==> flow/design.v <==
module flex_counter
#(
	parameter NUM_CNT_BITS = 4
)
(
	input wire clk,
	input wire n_rst,
	input wire clear,
	input wire count_enable,
	input wire [(NUM_CNT_BITS-1):0] rollover_val,
	output logic [(NUM_CNT_BITS-1):0] count_out,
	output logic rollover_flag
);
	logic [(NUM_CNT_BITS-1):0] next_count;  
	logic next_rollover_flag;
	always_ff @ (posedge clk, negedge n_rst) begin
	if (n_rst == 1'b0) begin  
		rollover_flag <= 0;
		count_out <= 0;
	end
	else begin
		count_out <= next_count;
		rollover_flag <= next_rollover_flag;
	end
	end
	always_comb begin
	  next_count = count_out;
	  next_rollover_flag = 0;
	  if (clear == 1'b1) begin 
		next_count = 0;
	  end
	  else if ((rollover_val == count_out) && (count_enable == 1)) begin
		next_count = 1;
	  end
	  else if (count_enable == 1) begin 
		next_count = count_out + 1; 
	  end
	  if (rollover_val == next_count) begin 
		next_rollover_flag = 1'b1; 
	  end
	end
endmodule
module counter(
    input clk,
          n_rst,
          cnt_up,
          clear,
    output one_k_samples
);
flex_counter 
					#(
                        .NUM_CNT_BITS(10)
					)
					A1 (
                    .clk(clk), 
					.n_rst(n_rst), 
					.clear(clear), 
					.count_enable(cnt_up), 	
					.rollover_val(10'd1000),
					.count_out(),
					.rollover_flag(one_k_samples)
                    );
endmodule
module magnitude(
    input logic  [16:0] in,
    output logic [15:0] out
);
always_comb begin
    if (in[16] == 1'b1) begin  
        out = ~(in[15:0]) + 1;
    end
    else begin
        out = in[15:0];
    end
end
endmodule
module datapath (
    input  logic        clk,
    input  logic        n_reset,
    input  logic [2:0]  op,
    input  logic [3:0]  src1,
    input  logic [3:0]  src2,
    input  logic [3:0]  dest,
    input  logic [15:0] ext_data1,
    input  logic [15:0] ext_data2,
    output logic [16:0] outreg_data,
    output logic        overflow
);
    logic        w_en;
    logic [1:0]  w_data_sel;
    logic [1:0]  alu_op;
    logic [16:0] src1_data, src2_data, alu_result, dest_data;
    always_comb begin
        w_en = 1'b0;
        w_data_sel = 2'b10;
        alu_op = 2'b00;
        case (op)
            3'b001: begin w_en = 1'b1; w_data_sel = 2'b10; alu_op = 2'b00; end
            3'b010: begin w_en = 1'b1; w_data_sel = 2'b00; end
            3'b011: begin w_en = 1'b1; w_data_sel = 2'b01; end
            3'b100: begin w_en = 1'b1; w_data_sel = 2'b10; alu_op = 2'b01; end
            3'b101: begin w_en = 1'b1; w_data_sel = 2'b10; alu_op = 2'b10; end
            3'b110: begin w_en = 1'b1; w_data_sel = 2'b10; alu_op = 2'b11; end
            default: ;
        endcase
    end
    alu CORE (.src1_data(src1_data), .src2_data(src2_data), .alu_op(alu_op),
              .result(alu_result), .overflow(overflow));
    always_comb begin
        case (w_data_sel)
            2'b00:   dest_data = {1'b0, ext_data1};
            2'b01:   dest_data = {1'b0, ext_data2};
            default: dest_data = alu_result;
        endcase
    end
    register_file RF (.clk(clk), .n_reset(n_reset), .w_en(w_en),
                      .r1_sel(src1), .r2_sel(src2), .w_sel(dest),
                      .w_data(dest_data), .r1_data(src1_data),
                      .r2_data(src2_data), .outreg_data(outreg_data));
endmodule
module alu (
    input  logic [16:0] src1_data,
    input  logic [16:0] src2_data,
    input  logic [1:0]  alu_op,
    output logic [16:0] result,
    output logic        overflow
);
    logic [17:0] large_sum, large_dif;
    logic [31:0] full_mult;
    assign large_sum = {src1_data[16], src1_data} + {src2_data[16], src2_data};
    assign large_dif = {src1_data[16], src1_data} - {src2_data[16], src2_data};
    assign full_mult = src1_data[15:0] * src2_data[15:0];
    always_comb begin
        case (alu_op)
            2'b00: begin result = src1_data; overflow = 1'b0; end
            2'b01: begin result = large_sum[16:0]; overflow = large_sum[17] ^ large_sum[16]; end
            2'b10: begin result = large_dif[16:0]; overflow = large_dif[17] ^ large_dif[16]; end
            default: begin result = {1'b0, full_mult[30:15]}; overflow = full_mult[31]; end
        endcase
    end
endmodule
module register_file (
    input  logic        clk,
    input  logic        n_reset,
    input  logic        w_en,
    input  logic [3:0]  r1_sel,
    input  logic [3:0]  r2_sel,
    input  logic [3:0]  w_sel,
    input  logic [16:0] w_data,
    output logic [16:0] r1_data,
    output logic [16:0] r2_data,
    output logic [16:0] outreg_data
);
    logic [16:0] regs_matrix [15:0];
    always_ff @ (posedge clk, negedge n_reset) begin
        if (!n_reset) begin
            for (int i = 0; i < 16; i++) regs_matrix[i] <= 17'd0;
        end
        else if (w_en) begin
            regs_matrix[w_sel] <= w_data;
        end
    end
    assign r1_data = regs_matrix[r1_sel];
    assign r2_data = regs_matrix[r2_sel];
    assign outreg_data = regs_matrix[0];
endmodule
module controller (
    input clk,
          n_rst,
    input logic dr,
                lc,
                overflow,
    output logic cnt_up,
                 clear,
                 modwait,
    output reg [2:0] op,
    output reg [3:0] src1,
                     src2,
                     dest,
    output logic err,
                 processed
);
typedef enum bit[4:0] {idle, 
                    eidle, 
                    eidle2,
                    load1, 
                    load2, 
                    load3, 
                    load4, 
                    coeff1, 
                    coeff2, 
                    coeff3, 
                    coeff4, 
                    store, 
                    check, 
                    zero, 
                    sort1, 
                    sort2, 
                    sort3, 
                    sort4, 
                    mul1, 
                    mul2, 
                    mul3, 
                    mul4, 
                    sub1, 
                    sub2, 
                    add1, 
                    add2, 
                    done
}firState;
firState curstate, nexstate;
logic next_modwait, next_processed;
always_ff @ (posedge clk, negedge n_rst) begin
    if (!n_rst)begin
    curstate <= idle;
    modwait <= 0;
    processed <= 0;
    end
    else begin
    curstate <= nexstate;
    modwait <= next_modwait;
    processed <= next_processed;
    end
end
always_comb begin
    nexstate = idle;
    err = 0;
    clear = 0;
    cnt_up = 0;
    next_modwait = 0;
    next_processed = 0;
    op = 3'b000;
    src1 = 4'd0;
    src2 = 4'd0;
    dest = 4'd0;
    case (curstate) 
        idle:
            begin
                next_modwait = 0; 
                clear = 0;
                cnt_up = 0;
                op = 3'b000;
                err = 0;
                if (lc) begin
                    nexstate = load1;
                end
                else if (dr) begin
                    nexstate = store;
                    next_modwait = 1;
                end
                else begin
                    nexstate = idle;
                end
            end
        eidle:
                begin
                    err = 1;
                    next_modwait = 0;
                    nexstate = eidle2;
                end
        eidle2:
                begin
                    err = 1;
                    if (lc) begin
                        nexstate = load1;
                    end
                    else if (dr) begin
                        nexstate = store;
                    end
                    else begin
                        nexstate = eidle2; 
                    end
                end
        load1:  
                begin
                    next_modwait = 1;
                    clear = 1;
                    err = 0;
                    op = 3'b011;
                    dest = 4'd5;  
                    nexstate = coeff1;
                end
        coeff1:  
                begin
                    next_modwait = 0;
                    clear = 0;
                    op = 3'b000;
                    if (lc) begin
                        nexstate = load2;
                    end
                    else begin
                        nexstate = coeff1;
                    end
                end
        load2:
                begin
                    next_modwait = 1;
                    op = 3'b011;
                    dest = 4'd6;  
                    nexstate = coeff2;
                end
        coeff2:  
                begin
                    next_modwait = 0;
                    op = 3'b000;
                    if (lc) begin
                        nexstate = load3;
                    end
                    else begin
                        nexstate = coeff2;
                    end
                end
        load3:
                begin
                    next_modwait = 1;
                    op = 3'b011;
                    dest = 4'd7;  
                    nexstate = coeff3;
                end
        coeff3:  
                begin
                    next_modwait = 0;
                    op = 3'b000;
                    if (lc) begin
                        nexstate = load4;
                    end
                    else begin
                    nexstate = coeff3;
                    end
                end
        load4:
                begin
                  next_modwait = 1;
                  op = 3'b011;
                  dest = 4'd8;  
                  nexstate = coeff4;
                end
        coeff4:  
                begin
                    next_modwait = 0;
                    op = 3'b000;
                    nexstate = idle;
                end
        store:  
                begin
                    if (dr) begin
                    cnt_up = 1;
                    next_modwait = 1;
                    op = 3'b010;
                    dest = 4'd9;  
                    nexstate = zero;
                    end
                    else begin
                        nexstate = eidle;
                    end
                end
        zero:
                begin
                    cnt_up = 0;
                    next_modwait = 1;
                    src1 = 4'd0;
                    src2 = 4'd0;
                    dest = 4'd0;  
                    op = 3'b101;  
                    nexstate = sort1;
                end
        sort1:
                begin
                    next_modwait = 1;
                    src1 = 4'd2;
                    dest = 4'd1;  
                    op = 3'b001;  
                    nexstate = sort2;
                end
        sort2:
                begin
                    next_modwait = 1;
                    src1 = 4'd3;
                    dest = 4'd2;  
                    op = 3'b001;  
                    nexstate = sort3;
                end
        sort3:
                begin
                    next_modwait = 1;
                    src1 = 4'd4;
                    dest = 4'd3;  
                    op = 3'b001;  
                    nexstate = sort4;
                end
        sort4:
                begin
                    next_modwait = 1;
                    src1 = 4'd9;
                    dest = 4'd4;  
                    op = 3'b001;  
                    nexstate = mul1;
                end
        mul1:
                begin
                    next_modwait = 1;
                    src1 = 4'd4; 
                    src2 = 4'd5; 
                    dest = 4'd9;  
                    op = 3'b110;  
                    nexstate = sub1;
                end
        sub1:
                begin
                    next_modwait = 1;
                    src1 = 4'd0;
                    src2 = 4'd9;
                    dest = 4'd0;  
                    op = 3'b101;  
                    if (overflow) begin
                        nexstate = eidle;
                        next_processed = 1;
                    end
                    else begin
                        nexstate = mul2;
                    end
                end
        mul2: 
                begin
                    next_modwait = 1;
                    src1 = 4'd3; 
                    src2 = 4'd6; 
                    dest = 4'd9;  
                    op = 3'b110;  
                    nexstate = add1;
                end
        add1:
                begin
                    next_modwait = 1;
                    src1 = 4'd0;
                    src2 = 4'd9;
                    dest = 4'd0;  
                    op = 3'b100;  
                    if (overflow) begin
                        nexstate = eidle;
                        next_processed = 1;
                    end
                    else begin
                        nexstate = mul3;
                    end
                end
        mul3:
                begin
                    next_modwait = 1;
                    src1 = 4'd2; 
                    src2 = 4'd7; 
                    dest = 4'd9;  
                    op = 3'b110;  
                    nexstate = sub2;
                end
        sub2:
                begin
                    next_modwait = 1;
                    src1 = 4'd0;
                    src2 = 4'd9;
                    dest = 4'd0;  
                    op = 3'b101;  
                    if (overflow) begin
                        nexstate = eidle;
                        next_processed = 1;
                    end
                    else begin
                        nexstate = mul4;
                    end
                end
        mul4:
                begin
                    next_modwait = 1;
                    src1 = 4'd1; 
                    src2 = 4'd8; 
                    dest = 4'd9;  
                    op = 3'b110;  
                    nexstate = add2;
                end
        add2:
                begin
                    next_modwait = 1;
                    src1 = 4'd0;
                    src2 = 4'd9;
                    dest = 4'd0;  
                    op = 3'b100;  
                    if (overflow) begin
                        nexstate = eidle;
                        next_processed = 1;
                    end
                    else begin
                        nexstate = done;
                        next_processed = 1;
                    end
                end
        done:
                begin
                    op = 3'b000;
                    next_modwait = 0;
                    nexstate = idle;
                end
    endcase
end
endmodule
module fir_filter(
    input clk,
          n_reset,
    input logic [15:0] sample_data,
                        fir_coefficient,
    input logic load_coeff,
                data_ready,
    output logic one_k_samples,
                 processed,
                 modwait,
    output logic [15:0] fir_out,
    output logic err
);
    logic  cnt_up,
          clear,
          overflow;
    logic [2:0] op;
    logic [3:0] src1, src2, dest;
    logic [16:0] outreg_data;  
    logic done;
    assign processed = done;
    controller    B1(
                    .clk(clk),
                    .n_rst(n_reset),
                    .dr(data_ready),
                    .lc(load_coeff),
                    .overflow(overflow),
                    .cnt_up(cnt_up),
                    .clear(clear),
                    .modwait(modwait),
                    .op(op),
                    .src1(src1),
                    .src2(src2),
                    .dest(dest),
                    .err(err),
                    .processed(done)
                    );
    counter   C1(
                    .clk(clk),
                    .n_rst(n_reset),
                    .cnt_up(cnt_up),
                    .clear(clear),
                    .one_k_samples(one_k_samples)
                    );
    datapath    D1(
                    .clk(clk),
                    .n_reset(n_reset),
                    .op(op),
                    .src1(src1),
                    .src2(src2),
                    .dest(dest),
                    .ext_data1(sample_data),
                    .ext_data2(fir_coefficient),
                    .outreg_data(outreg_data),
                    .overflow(overflow)
                    );
    magnitude   E1(
                    .in(outreg_data),
                    .out(fir_out)
                    );
endmodule
module coefficient_loader(
    input clk,
          n_reset,
    input logic new_coefficient_set,
    input logic modwait,
    output logic load_coeff,
    output logic [1:0] coefficient_num,
    output logic clear_new_coefficient
);
typedef enum bit [2:0] {IDLE, 
                        F0,
                        F1,
                        F2,
			            F3} loadState;	
loadState state, nexstate;
always_ff @ (posedge clk, negedge n_reset) begin
    if(!n_reset) begin
        state <= IDLE;
    end
    else begin
        state <= nexstate;
    end
end
always_comb begin
     nexstate = state;  
     coefficient_num = 2'b00;  
     load_coeff = 0;  
     clear_new_coefficient = 0;  
    case (state)
        IDLE:
            begin
                clear_new_coefficient = 0;
                if(new_coefficient_set && !modwait) begin
                    nexstate = F0;
                end
                else begin
                    nexstate = IDLE;
                end
            end
        F0:
            begin
                coefficient_num = 2'b00;  
                if(!modwait) begin
                    load_coeff = 1;  
                end
                else if (load_coeff && !modwait) begin
                    load_coeff = 0;  
                end
                else begin
                    nexstate = F1;  
                end
            end
        F1:
            begin
                coefficient_num = 2'b01;  
                if(!modwait) begin
                    load_coeff = 1;  
                end
                else if (load_coeff) begin
                    load_coeff = 0;  
                end
                else begin
                     nexstate = F2;  
                end
            end
        F2:
            begin
                 coefficient_num = 2'b10;  
                if(!modwait) begin
                    load_coeff = 1;  
                end
                else if (load_coeff) begin
                    load_coeff = 0;  
                end
                else begin
                    nexstate = F3;  
                end
            end
        F3:
            begin
                  coefficient_num = 2'b11;  
                if(!modwait) begin
                    load_coeff = 1;  
                end
                else if (load_coeff) begin
                    load_coeff = 0;  
                end
                else begin
                    nexstate = IDLE;  
                    clear_new_coefficient = 1;  
                end
            end
    endcase 
end
endmodule
module ahb_lite_slave(
    input   clk,
            n_rst,
    output logic [15:0] sample_data,
    output logic data_ready,
                new_coefficient_set,
    input logic clear_new_coefficient,
                processed,
    input logic [1:0] coefficient_num,
    output logic [15:0] fir_coefficient,
    input logic modwait,
    input logic [15:0] fir_out,
    input logic err,
                hsel,
    input logic [3:0] haddr,
    input logic hsize,
    input logic [1:0] htrans,
    input logic hwrite,
    input logic [15:0] hwdata,
    output logic [15:0] hrdata,
    output logic hresp
);
logic [15:0] [7:0] register, nexregister; 
logic [15:0] nexhrdata, nexfir_coefficient;
logic next_data_ready;
logic write1, nexwrite1;
logic [3:0]storeadd, nexstoreadd;
always_ff @ (posedge clk, negedge n_rst) begin
if(!n_rst) begin
    hrdata <= 0;
    data_ready <= 0;
    write1 <= 0;
    storeadd <= 0;
    register[0] <= 0;
    register[1] <= 0;
    register[2] <= 0;
    register[3] <= 0;
    register[4] <= 0;
    register[5] <= 0;
    register[6] <= 0;
    register[7] <= 0;
    register[8] <= 0;
    register[9] <= 0;
    register[10] <= 0;
    register[11] <= 0;
    register[12] <= 0;
    register[13] <= 0;
    register[14] <= 0;
    register[15] <= 0;
end
else begin
    hrdata <= nexhrdata;
    data_ready <= next_data_ready;
    write1 <= nexwrite1;
    storeadd <= nexstoreadd;
    register[0] <= nexregister[0];
    register[1] <= nexregister[1];
    register[2] <= nexregister[2];
    register[3] <= nexregister[3];
    register[4] <= nexregister[4];
    register[5] <= nexregister[5];
    register[6] <= nexregister[6];
    register[7] <= nexregister[7];
    register[8] <= nexregister[8];
    register[9] <= nexregister[9];
    register[10] <= nexregister[10];
    register[11] <= nexregister[11];
    register[12] <= nexregister[12];
    register[13] <= nexregister[13];
    register[14] <= nexregister[14];
    register[15] <= nexregister[15];
end
end
always_comb begin
    hresp = 0;  
    nexhrdata = 0;  
    if(processed) begin
        next_data_ready = 0;
    end
    else begin
        next_data_ready = data_ready;  
    end
    nexwrite1 = write1;  
    nexstoreadd = storeadd;  
    nexregister[0][0] = {modwait | new_coefficient_set | data_ready | write1 | (hsel & hwrite & (htrans == 2'd2))};  
    nexregister[0][7:1] = {7'd0};  
    nexregister[1][0] = {err};  
    nexregister[1][7:1] = {7'd0};  
    nexregister[2] = fir_out[7:0];
    nexregister[3] = fir_out[15:8];
    nexregister[4] = register[4];
    nexregister[5] = register[5];
    nexregister[6] = register[6];
    nexregister[7] = register[7];
    nexregister[8] = register[8];
    nexregister[9] = register[9];
    nexregister[10] = register[10];
    nexregister[11] = register[11];
    nexregister[12] = register[12];
    nexregister[13] = register[13];
    if (clear_new_coefficient) begin
        nexregister[14] = 8'h0000;
    end
    else begin
        nexregister[14] = register[14];
    end
    nexregister[15] = register[15];
            if (write1) begin
                nexwrite1 = 0;  
                if({storeadd[3:1], 1'b0} == 4'd4) 
                begin
                    next_data_ready = 1'b1;
                end
                nexregister[{storeadd[3:1], 1'b0}] = hwdata[7:0];  
                nexregister[{storeadd[3:1], 1'b1}] = hwdata[15:8];  
            end
    if (hsel)  
    begin
        if(haddr < 0  ||  14 < haddr)
        begin
            hresp = 1;
        end
        else
        begin
            if(hwrite && (htrans == 2'd2)) 
            begin
                if(!hsize)  
                begin
                    if(!((haddr == 0)
                    | (haddr == 1)
                    | (haddr == 2)
                    | (haddr == 3))) 
                    begin
                        if(haddr[3:1] == 4'd6) 
                        begin
                            next_data_ready = 1'b1;
                        end
                        nexregister[haddr] = hwdata;  
                    end
                    else  
                    begin
                            hresp = 1;  
                    end  
                end
                else  
                begin
                    if(!((haddr == 0)
                    | (haddr == 1)
                    | (haddr == 2)
                    | (haddr == 3))) 
                    begin
                        nexwrite1 = 1;  
                        nexstoreadd = haddr;  
                    end
                    else  
                    begin
                            hresp = 1;  
                    end  
                end
            end
            else 
            begin
                if(!hsize)  
                begin
                        nexhrdata = register[haddr];  
                end
                else  
                begin
                       nexhrdata[7:0] = nexregister[{haddr[3:1], 1'b0}];  
                       nexhrdata[15:8] = nexregister[{haddr[3:1], 1'b1}];  
                end
            end
        end
    end
end
assign fir_coefficient = {register[7 + (coefficient_num * 2)], register[6 + (coefficient_num * 2)]};
assign new_coefficient_set = {register[14][0]};
assign  sample_data = {register[5], register[4]};
endmodule
module ahb_lite_fir_filter(
    input clk,
          n_rst,
    input logic hsel,
    input logic [3:0] haddr,
    input logic hsize,
    input logic [1:0] htrans,
    input logic hwrite,
    input logic [15:0] hwdata,
    output logic [15:0] hrdata,
    output logic hresp
);
logic [15:0] fir_out, sample_data, fir_coefficient;
logic [1:0] coefficient_num;
logic processed, err, modwait, data_ready, new_coefficient_set, load_coeff, clear_new_coefficient;
ahb_lite_slave AHB (.clk(clk), 
                    .n_rst(n_rst),
                    .fir_out(fir_out),
                    .modwait(modwait),
                    .err(err),
                    .sample_data(sample_data),
                    .data_ready(data_ready),
                    .fir_coefficient(fir_coefficient),
                    .new_coefficient_set(new_coefficient_set),
                    .coefficient_num(coefficient_num),
                    .clear_new_coefficient(clear_new_coefficient),
                    .hsel(hsel),
                    .htrans(htrans),
                    .haddr(haddr),
                    .hsize(hsize),
                    .hwrite(hwrite),
                    .hwdata(hwdata),
                    .hrdata(hrdata),
                    .hresp(hresp),
                    .processed(processed));
coefficient_loader CFL  (.clk(clk),
                        .n_reset(n_rst),
                        .new_coefficient_set(new_coefficient_set),
                        .modwait(modwait),
                        .load_coeff(load_coeff),
                        .coefficient_num(coefficient_num),
                        .clear_new_coefficient(clear_new_coefficient));
fir_filter FF      (.clk(clk),
                  .n_reset(n_rst),
                  .sample_data(sample_data),
                  .fir_coefficient(fir_coefficient),
                  .load_coeff(load_coeff),
                  .data_ready(data_ready),
                  .one_k_samples(),
                  .modwait(modwait),
                  .fir_out(fir_out),
                  .err(err),
                  .processed(processed)
);
endmodule
# Step by step through the tools: ahb_lite_fir_filter
# Module ahb_lite_fir_filter before and after one edit of its RTL, step after step.
# "orig" refers to lines of the RTL above, "edited" to lines of the edited file.
# "diff" is "edited" less "orig", of the values as shown; "change_rel_pct" is that difference over "orig", in percent.
# Cell names lack the library's common part.
# The mark -- stands for no value.
[inputs]
top = "ahb_lite_fir_filter"
clock = "clk"
cell_library = "sky130hd"
corner = "tt_025C_1v80"

# The edit
# The edit as a unified diff against the file above.
# A script made this edit. It changes what the design does and was not meant as an optimisation.
# begin of diff
@@ -688,5 +688,4 @@
 always_ff @ (posedge clk, negedge n_rst) begin
 if(!n_rst) begin
-    hrdata <= 0;
     data_ready <= 0;
     write1 <= 0;
@@ -710,5 +709,4 @@
 end
 else begin
-    hrdata <= nexhrdata;
     data_ready <= next_data_ready;
     write1 <= nexwrite1;
@@ -732,4 +730,5 @@
 end
 end
+always_comb hrdata = nexhrdata;
 always_comb begin
     hresp = 0;  
# end of diff

# Elaborated design
# Yosys after proc, flatten, opt, wreduce and memory -nomap, before mapping. Print and check cells are not counted.
[bits]
columns = ["item", "orig", "edited", "diff", "change_rel_pct"]
rows = [
  ["register_bits", 432, 416, -16, -3.70],
  ["input_bits", 27, 27, 0, 0.00],
  ["output_inout_bits", 17, 17, 0, 0.00],
]
[op_classes]
columns = ["item", "orig", "edited", "diff", "change_rel_pct"]
rows = [
  ["reduce_logical", 49, 49, 0, 0.00],
  ["cmp", 2, 2, 0, 0.00],
  ["logic", 14, 14, 0, 0.00],
  ["mul", 1, 1, 0, 0.00],
  ["n_shift", 5, 5, 0, 0.00],
  ["addsub", 5, 5, 0, 0.00],
  ["mux", 108, 108, 0, 0.00],
  ["equal", 109, 109, 0, 0.00],
]
# Unchanged operator kinds not shown: 65.

# Logic depth
# Longest topological path by Yosys (ltp), each cell counted once; first at word level (registers and memories cut), then after technology mapping (sequential cells cut; the memories' decode and read muxes count).
[logic_depth]
columns = ["item", "orig", "edited", "diff", "change_rel_pct"]
rows = [
  ["word_depth", 13, 13, 0, 0.00],
  ["abc_area", "0", "0", "--", "--"],
  ["mapped_depth", 35, 36, 1, 2.86],
  ["ltp_nobuf", 31, 32, 1, 3.23],
]

# Mapped cells and area
# The flow's flattened synthesis, as Yosys stat reports it; memories are mapped. The netlist is that of the ABC_AREA named above (0 if unset); the other value can give another one.
[by_type]
columns = ["cell", "orig", "edited", "diff", "change_rel_pct"]
rows = [
  ["nand2_1", 455, 573, 118, 25.93],
  ["mux2_2", 161, 72, -89, -55.28],
  ["o21ai_0", 146, 217, 71, 48.63],
  ["a21oi_1", 290, 236, -54, -18.62],
  ["clkbuf_1", 168, 192, 24, 14.29],
  ["nor2_1", 401, 382, -19, -4.74],
  ["dfrtp_1", 418, 402, -16, -3.83],
  ["nand4_1", 17, 33, 16, 94.12],
  ["o31ai_1", 11, 25, 14, 127.27],
  ["buf_2", 27, 14, -13, -48.15],
  ["and2_1", 33, 43, 10, 30.30],
  ["a221o_1", 14, 5, -9, -64.29],
  ["o21a_1", 7, 16, 9, 128.57],
  ["mux2i_1", 89, 81, -8, -8.99],
  ["mux4_2", 48, 56, 8, 16.67],
  ["a22o_1", 11, 19, 8, 72.73],
  ["o21bai_1", 9, 17, 8, 88.89],
  ["o32a_1", 8, 0, -8, -100.00],
]
# Unchanged cell types not shown: 15.
# Not every row of either side is listed.
[synth_totals]
columns = ["item", "orig", "edited", "diff", "change_rel_pct"]
rows = [
  ["synth_area_um2", 32227.2, 31874.3, -352.9, -1.10],
  ["ff_cells", 420, 404, -16, -3.81],
  ["stdcells", 3523, 3611, 88, 2.50],
  ["n_buf", 223, 230, 7, 3.14],
]
# The figures by module come from a second, unflattened synthesis with its own total; it is not the netlist above.
[unflattened]
columns = ["item", "orig", "edited", "diff", "change_rel_pct"]
rows = [
  ["cells_unflattened", 3668, 3654, -14, -0.38],
  ["hier_area_um2", 37689.9, 37239.5, -450.4, -1.20],
]
# Each row is one instance without its submodules.
[modules_orig]
columns = ["mod", "area_um2", "n_inst", "cells", "mod_seq_area_um2"]
rows = [
  ["register_file", 15394.8, 1, 1364, 6806.5],
  ["alu", 10019.6, 1, 1199, 0.0],
  ["ahb_lite_slave", 9188.8, 1, 805, 3728.6],
  ["controller", 1004.7, 1, 76, 701.9],
  ["flex_counter #(NUM_CNT_BITS=10)", 991.0, 1, 112, 275.3],
  ["datapath", 509.2, 1, 44, 0.0],
  ["magnitude", 355.3, 1, 48, 0.0],
  ["coefficient_loader", 219.0, 1, 18, 126.4],
  ["counter", 7.5, 1, 2, 0.0],
  ["ahb_lite_fir_filter", 0.0, 1, 0, 0.0],
  ["fir_filter", 0.0, 1, 0, 0.0],
]
[modules_edited]
columns = ["mod", "area_um2", "n_inst", "cells", "mod_seq_area_um2"]
rows = [
  ["register_file", 15394.8, 1, 1364, 6806.5],
  ["alu", 9969.6, 1, 1201, 0.0],
  ["ahb_lite_slave", 8788.4, 1, 789, 3328.2],
  ["controller", 1004.7, 1, 76, 701.9],
  ["flex_counter #(NUM_CNT_BITS=10)", 991.0, 1, 112, 275.3],
  ["datapath", 509.2, 1, 44, 0.0],
  ["magnitude", 355.3, 1, 48, 0.0],
  ["coefficient_loader", 219.0, 1, 18, 126.4],
  ["counter", 7.5, 1, 2, 0.0],
  ["ahb_lite_fir_filter", 0.0, 1, 0, 0.0],
  ["fir_filter", 0.0, 1, 0, 0.0],
]

# Timing after synthesis
# Source: OpenSTA report_checks on the synthesized netlist (no wires, ideal clock, input and output delay 20% of the period each), path of least setup slack; recovery checks are left aside. Register names are those of the netlist, which keeps one name where synthesis merged equal registers.
[synth_timing]
columns = ["item", "orig", "edited", "diff", "change_rel_pct"]
rows = [
  ["path_type", "reg2reg", "reg2reg", "--", "--"],
  ["start", "register FF.B1.curstate", "register FF.B1.curstate", "--", "--"],
  ["end", "register FF.D1.RF.regs_matrix[14][7]", "register FF.D1.RF.regs_matrix[9][5]", "--", "--"],
  ["arrival_ns", 8.044, 8.433, 0.389, 4.84],
  ["launch_ns", 0.000, 0.000, 0.000, "--"],
  ["setup_time_ns", 0.133, 0.132, -0.001, "--"],
  ["path_buffers", 4, 5, 1, 25.00],
  ["clock_period_ns", 12.0, 12.0, 0.0, 0.00],
  ["required_time_ns", 11.867, 11.868, 0.001, 0.01],
  ["path_delay_ns", 8.177, 8.565, 0.388, 4.75],
  ["driving_pins", 32, 32, 0, 0.00],
  ["path_slack_ns", 3.823, 3.435, -0.388, "--"],
  ["period_less_setup_slack_ns", 8.177, 8.565, 0.388, 4.75],
]
# "path_delay_ns" = arrival - input delay + setup time.
# "driving_pins" counts driving pins, that of a launching flip-flop among them; a cell with two outputs on the path counts twice.
# "period_less_setup_slack_ns" is the clock period less the worst setup slack; recovery checks do not enter. This is arithmetic on one report: input and output delays are still those of the set period (20% each).
# An end named without its bit number is one bit of that signal or, where synthesis recoded a state register, one of its new flip-flops.
# Between the ends stands the longest chain of elaborated cells between them, by number of cells; it is not shown to be the way that was timed. Of several equally long chains one is given.
# Each line given opens the expression or statement behind the cell; cells for indexed reads and writes are added by Yosys, which also makes memories of some case tables.
[synth_between_orig]
cell_sequence = "dfrtp_1 or4_1 buf_2 nor3_1 clkbuf_1 a22oi_1 a31oi_1 clkbuf_1 ha_1 inv_1 fa_1 inv_1 fa_1 inv_1 fa_1 inv_1 fa_1 fa_1 inv_1 fa_1 inv_1 ha_1 a21oi_1 o21a_1 nor3b_1 and2_1 and3_1 o31a_1 xnor2_1 a21oi_1 buf_2 a21oi_1"
elab_chain_cells = 8
[synth_lines_orig]
columns = ["item", "line_no", "rtl"]
rows = [
  ["from (decl)", 211, "firState curstate, nexstate;"],
  ["from (assign)", 215, "curstate <= idle;"],
  ["from (assign)", 220, "curstate <= nexstate;"],
  ["5-bit == test", 236, "case (curstate)"],
  ["2-bit OR reduction", "--", ""],
  ["4-bit case mux with 5-bit select", 236, ""],
  ["4-bit == test", 163, "assign r1_data = regs_matrix[r1_sel];"],
  ["17-bit case mux with 16-bit select", 163, ""],
  ["16-bit by 16-bit multiplier with 32-bit output", 132, "assign full_mult = src1_data[15:0] * src2_data[15:0];"],
  ["17-bit case mux with 3-bit select", 134, "case (alu_op)"],
  ["17-bit case mux with 2-bit select", 110, "case (w_data_sel)"],
  ["to (assign)", 157, "for (int i = 0; i < 16; i++) regs_matrix[i] <= 17'd0;"],
  ["to (assign)", 160, "regs_matrix[w_sel] <= w_data;"],
  ["to (decl)", 154, "logic [16:0] regs_matrix [15:0];"],
]
[synth_between_edited]
cell_sequence = "dfrtp_1 or4_1 clkbuf_1 nor3_1 clkbuf_1 a22o_1 a221oi_1 a31oi_1 clkbuf_1 ha_1 inv_1 fa_1 inv_1 fa_1 inv_1 fa_1 inv_1 fa_1 fa_1 inv_1 fa_1 inv_1 ha_1 clkbuf_1 nand2_1 or4b_2 a21oi_1 o21bai_1 mux2i_1 a221oi_2 buf_2 o21ai_0"
elab_chain_cells = 8
[synth_lines_edited]
columns = ["item", "line_no", "rtl"]
rows = [
  ["from (decl)", 211, "firState curstate, nexstate;"],
  ["from (assign)", 215, "curstate <= idle;"],
  ["from (assign)", 220, "curstate <= nexstate;"],
  ["5-bit == test", 236, "case (curstate)"],
  ["2-bit OR reduction", "--", ""],
  ["4-bit case mux with 5-bit select", 236, ""],
  ["4-bit == test", 163, "assign r1_data = regs_matrix[r1_sel];"],
  ["17-bit case mux with 16-bit select", 163, ""],
  ["16-bit by 16-bit multiplier with 32-bit output", 132, "assign full_mult = src1_data[15:0] * src2_data[15:0];"],
  ["17-bit case mux with 3-bit select", 134, "case (alu_op)"],
  ["17-bit case mux with 2-bit select", 110, "case (w_data_sel)"],
  ["to (assign)", 157, "for (int i = 0; i < 16; i++) regs_matrix[i] <= 17'd0;"],
  ["to (assign)", 160, "regs_matrix[w_sel] <= w_data;"],
  ["to (decl)", 154, "logic [16:0] regs_matrix [15:0];"],
]

# Worst path after layout
# From the final timing report of each run of pair 1: the path of least setup slack in the routed layout; clock arrival at registers is part of the times.
[layout_timing]
columns = ["item", "orig", "edited", "diff", "change_rel_pct"]
rows = [
  ["path_type", "reg2reg", "reg2reg", "--", "--"],
  ["start", "register FF.B1.curstate", "register FF.B1.curstate", "--", "--"],
  ["end", "register FF.D1.RF.regs_matrix[13][5]", "register FF.B1.curstate", "--", "--"],
  ["path_slack_ns", 2.22, 2.11, -0.11, "--"],
  ["setup_time_ns", 0.16, 0.06, -0.10, "--"],
  ["driving_pins", 27, 24, -3, -11.11],
  ["path_buffers", 1, 0, -1, -100.00],
  ["required_time_ns", 12.45, 12.50, 0.05, 0.40],
  ["launch_ns", 0.60, 0.62, 0.02, 3.33],
  ["clock_period_ns", 12.0, 12.0, 0.0, 0.00],
  ["arrival_ns", 10.23, 10.39, 0.16, 1.56],
]
# An end named without its bit number is one bit of that signal or, where synthesis recoded a state register, one of its new flip-flops.
# Between the ends stands the longest chain of elaborated cells between them, by number of cells; it is not shown to be the way that was timed. Of several equally long chains one is given.
[layout_between_orig]
cell_sequence = "dfrtp_1 or4_4 nor3_2 buf_4 a222oi_1 nand2_1 a21oi_1 or3_1 inv_2 nand2_1 fa_1 fa_1 inv_1 fa_1 fa_1 fa_1 inv_1 fa_1 inv_1 ha_1 a21oi_1 o21bai_1 a21oi_1 o21ai_0 a221o_1 a221oi_4 o21ai_0"
elab_chain_cells = 8
[layout_lines_orig]
columns = ["item", "line_no", "rtl"]
rows = [
  ["from (decl)", 211, "firState curstate, nexstate;"],
  ["from (assign)", 215, "curstate <= idle;"],
  ["from (assign)", 220, "curstate <= nexstate;"],
  ["5-bit == test", 236, "case (curstate)"],
  ["2-bit OR reduction", "--", ""],
  ["4-bit case mux with 5-bit select", 236, ""],
  ["4-bit == test", 163, "assign r1_data = regs_matrix[r1_sel];"],
  ["17-bit case mux with 16-bit select", 163, ""],
  ["16-bit by 16-bit multiplier with 32-bit output", 132, "assign full_mult = src1_data[15:0] * src2_data[15:0];"],
  ["17-bit case mux with 3-bit select", 134, "case (alu_op)"],
  ["17-bit case mux with 2-bit select", 110, "case (w_data_sel)"],
  ["to (assign)", 157, "for (int i = 0; i < 16; i++) regs_matrix[i] <= 17'd0;"],
  ["to (assign)", 160, "regs_matrix[w_sel] <= w_data;"],
  ["to (decl)", 154, "logic [16:0] regs_matrix [15:0];"],
]
[layout_between_edited]
cell_sequence = "dfrtp_1 or4_4 nor2_1 a222oi_1 o2111ai_1 o21a_1 nand2_1 fa_1 fa_1 fa_1 inv_1 fa_1 fa_1 inv_1 fa_1 inv_1 ha_1 nand2_1 or3_1 a2111oi_2 o211ai_1 and4_1 nor3_1 and2_1"
elab_chain_cells = 10
[layout_lines_edited]
columns = ["item", "line_no", "rtl"]
rows = [
  ["from (decl)", 211, "firState curstate, nexstate;"],
  ["from (assign)", 215, "curstate <= idle;"],
  ["from (assign)", 220, "curstate <= nexstate;"],
  ["5-bit == test", 236, "case (curstate)"],
  ["2-bit OR reduction", "--", ""],
  ["4-bit case mux with 5-bit select", 236, ""],
  ["4-bit == test", 163, "assign r1_data = regs_matrix[r1_sel];"],
  ["17-bit case mux with 16-bit select", 163, ""],
  ["17-bit by 17-bit subtractor with 18-bit output", 131, "assign large_dif = {src1_data[16], src1_data} - {src2_data[16], src2_data};"],
  ["1-bit bitwise XOR", 137, "2'b10: begin result = large_dif[16:0]; overflow = large_dif[17] ^ large_dif[16]; end"],
  ["1-bit case mux with 3-bit select", 134, "case (alu_op)"],
  ["5-bit two-way mux", 487, "if (overflow) begin"],
  ["5-bit case mux with 24-bit select", 236, ""],
  ["to (assign)", 215, ""],
  ["to (assign)", 220, ""],
  ["to (decl)", 211, ""],
]

# Flow runs
# Runs of the flow (Yosys, OpenROAD) on both versions; the two runs of a pair have the same settings. The constraints put input and output delay at 20% of the set period each and load the outputs with 0.01 pF.
[flow_settings_pair_1]
CORE_UTILIZATION = 40
period_ns = 12.0
CAP_MARGIN = 20
CORE_MARGIN = 2
SLEW_MARGIN = 20
[results_pair_1]
columns = ["item", "orig", "edited", "diff", "change_rel_pct"]
rows = [
  ["final_stdcell_area_um2", 35669.2, 35205.0, -464.2, -1.30],
  ["timing.hold.ws_ns", 0.384, 0.365, -0.019, "--"],
  ["power.total_uw", 3357, 3238, -119, -3.54],
  ["ws_setup_ns", 2.221, 2.110, -0.111, "--"],
  ["yosys_chip_area_um2", 32227.2, 31874.3, -352.9, -1.10],
  ["dieArea_um2", 82854.7, 81959.1, -895.6, -1.08],
  ["fin_tns_ns", 0.000, 0.000, 0.000, "--"],
  ["achievedPeriod_ns", 9.779, 9.890, 0.111, 1.14],
  ["fin_util_pct", 44.5, 44.6, 0.1, "--"],
]
[flow_settings_pair_2]
CAP_MARGIN = 5
CELL_PAD_IN_SITES_GLOBAL_PLACEMENT = 2
CORE_UTILIZATION = 57
CTS_CLUSTER_DIAMETER = 108
MIN_ROUTING_LAYER = "met1"
SETUP_SLACK_MARGIN = 2.55
period_ns = 14.9
CORE_MARGIN = 2
SLEW_MARGIN = 20
[results_pair_2]
columns = ["item", "orig", "edited"]
rows = [
  ["final_stdcell_area_um2", 35019.8, "--"],
  ["timing.hold.ws_ns", 0.396, "--"],
  ["power.total_uw", 2634, "--"],
  ["ws_setup_ns", 4.641, "--"],
  ["yosys_chip_area_um2", 32227.2, "--"],
  ["dieArea_um2", 58457.6, "--"],
  ["fin_tns_ns", 0.000, "--"],
  ["achievedPeriod_ns", 10.259, "--"],
  ["fin_util_pct", 62.3, "--"],
]
# pair 2, edited: no final report: placement broke off with GPL-0301.
# "achievedPeriod_ns" is the run's clock period less its worst setup slack. It is reckoned from that one timing run; input and output delays stay at 20% of the period that was set.
# "power.total_uw" rests on the timing tool's default activity at the inputs, not on a simulated workload.
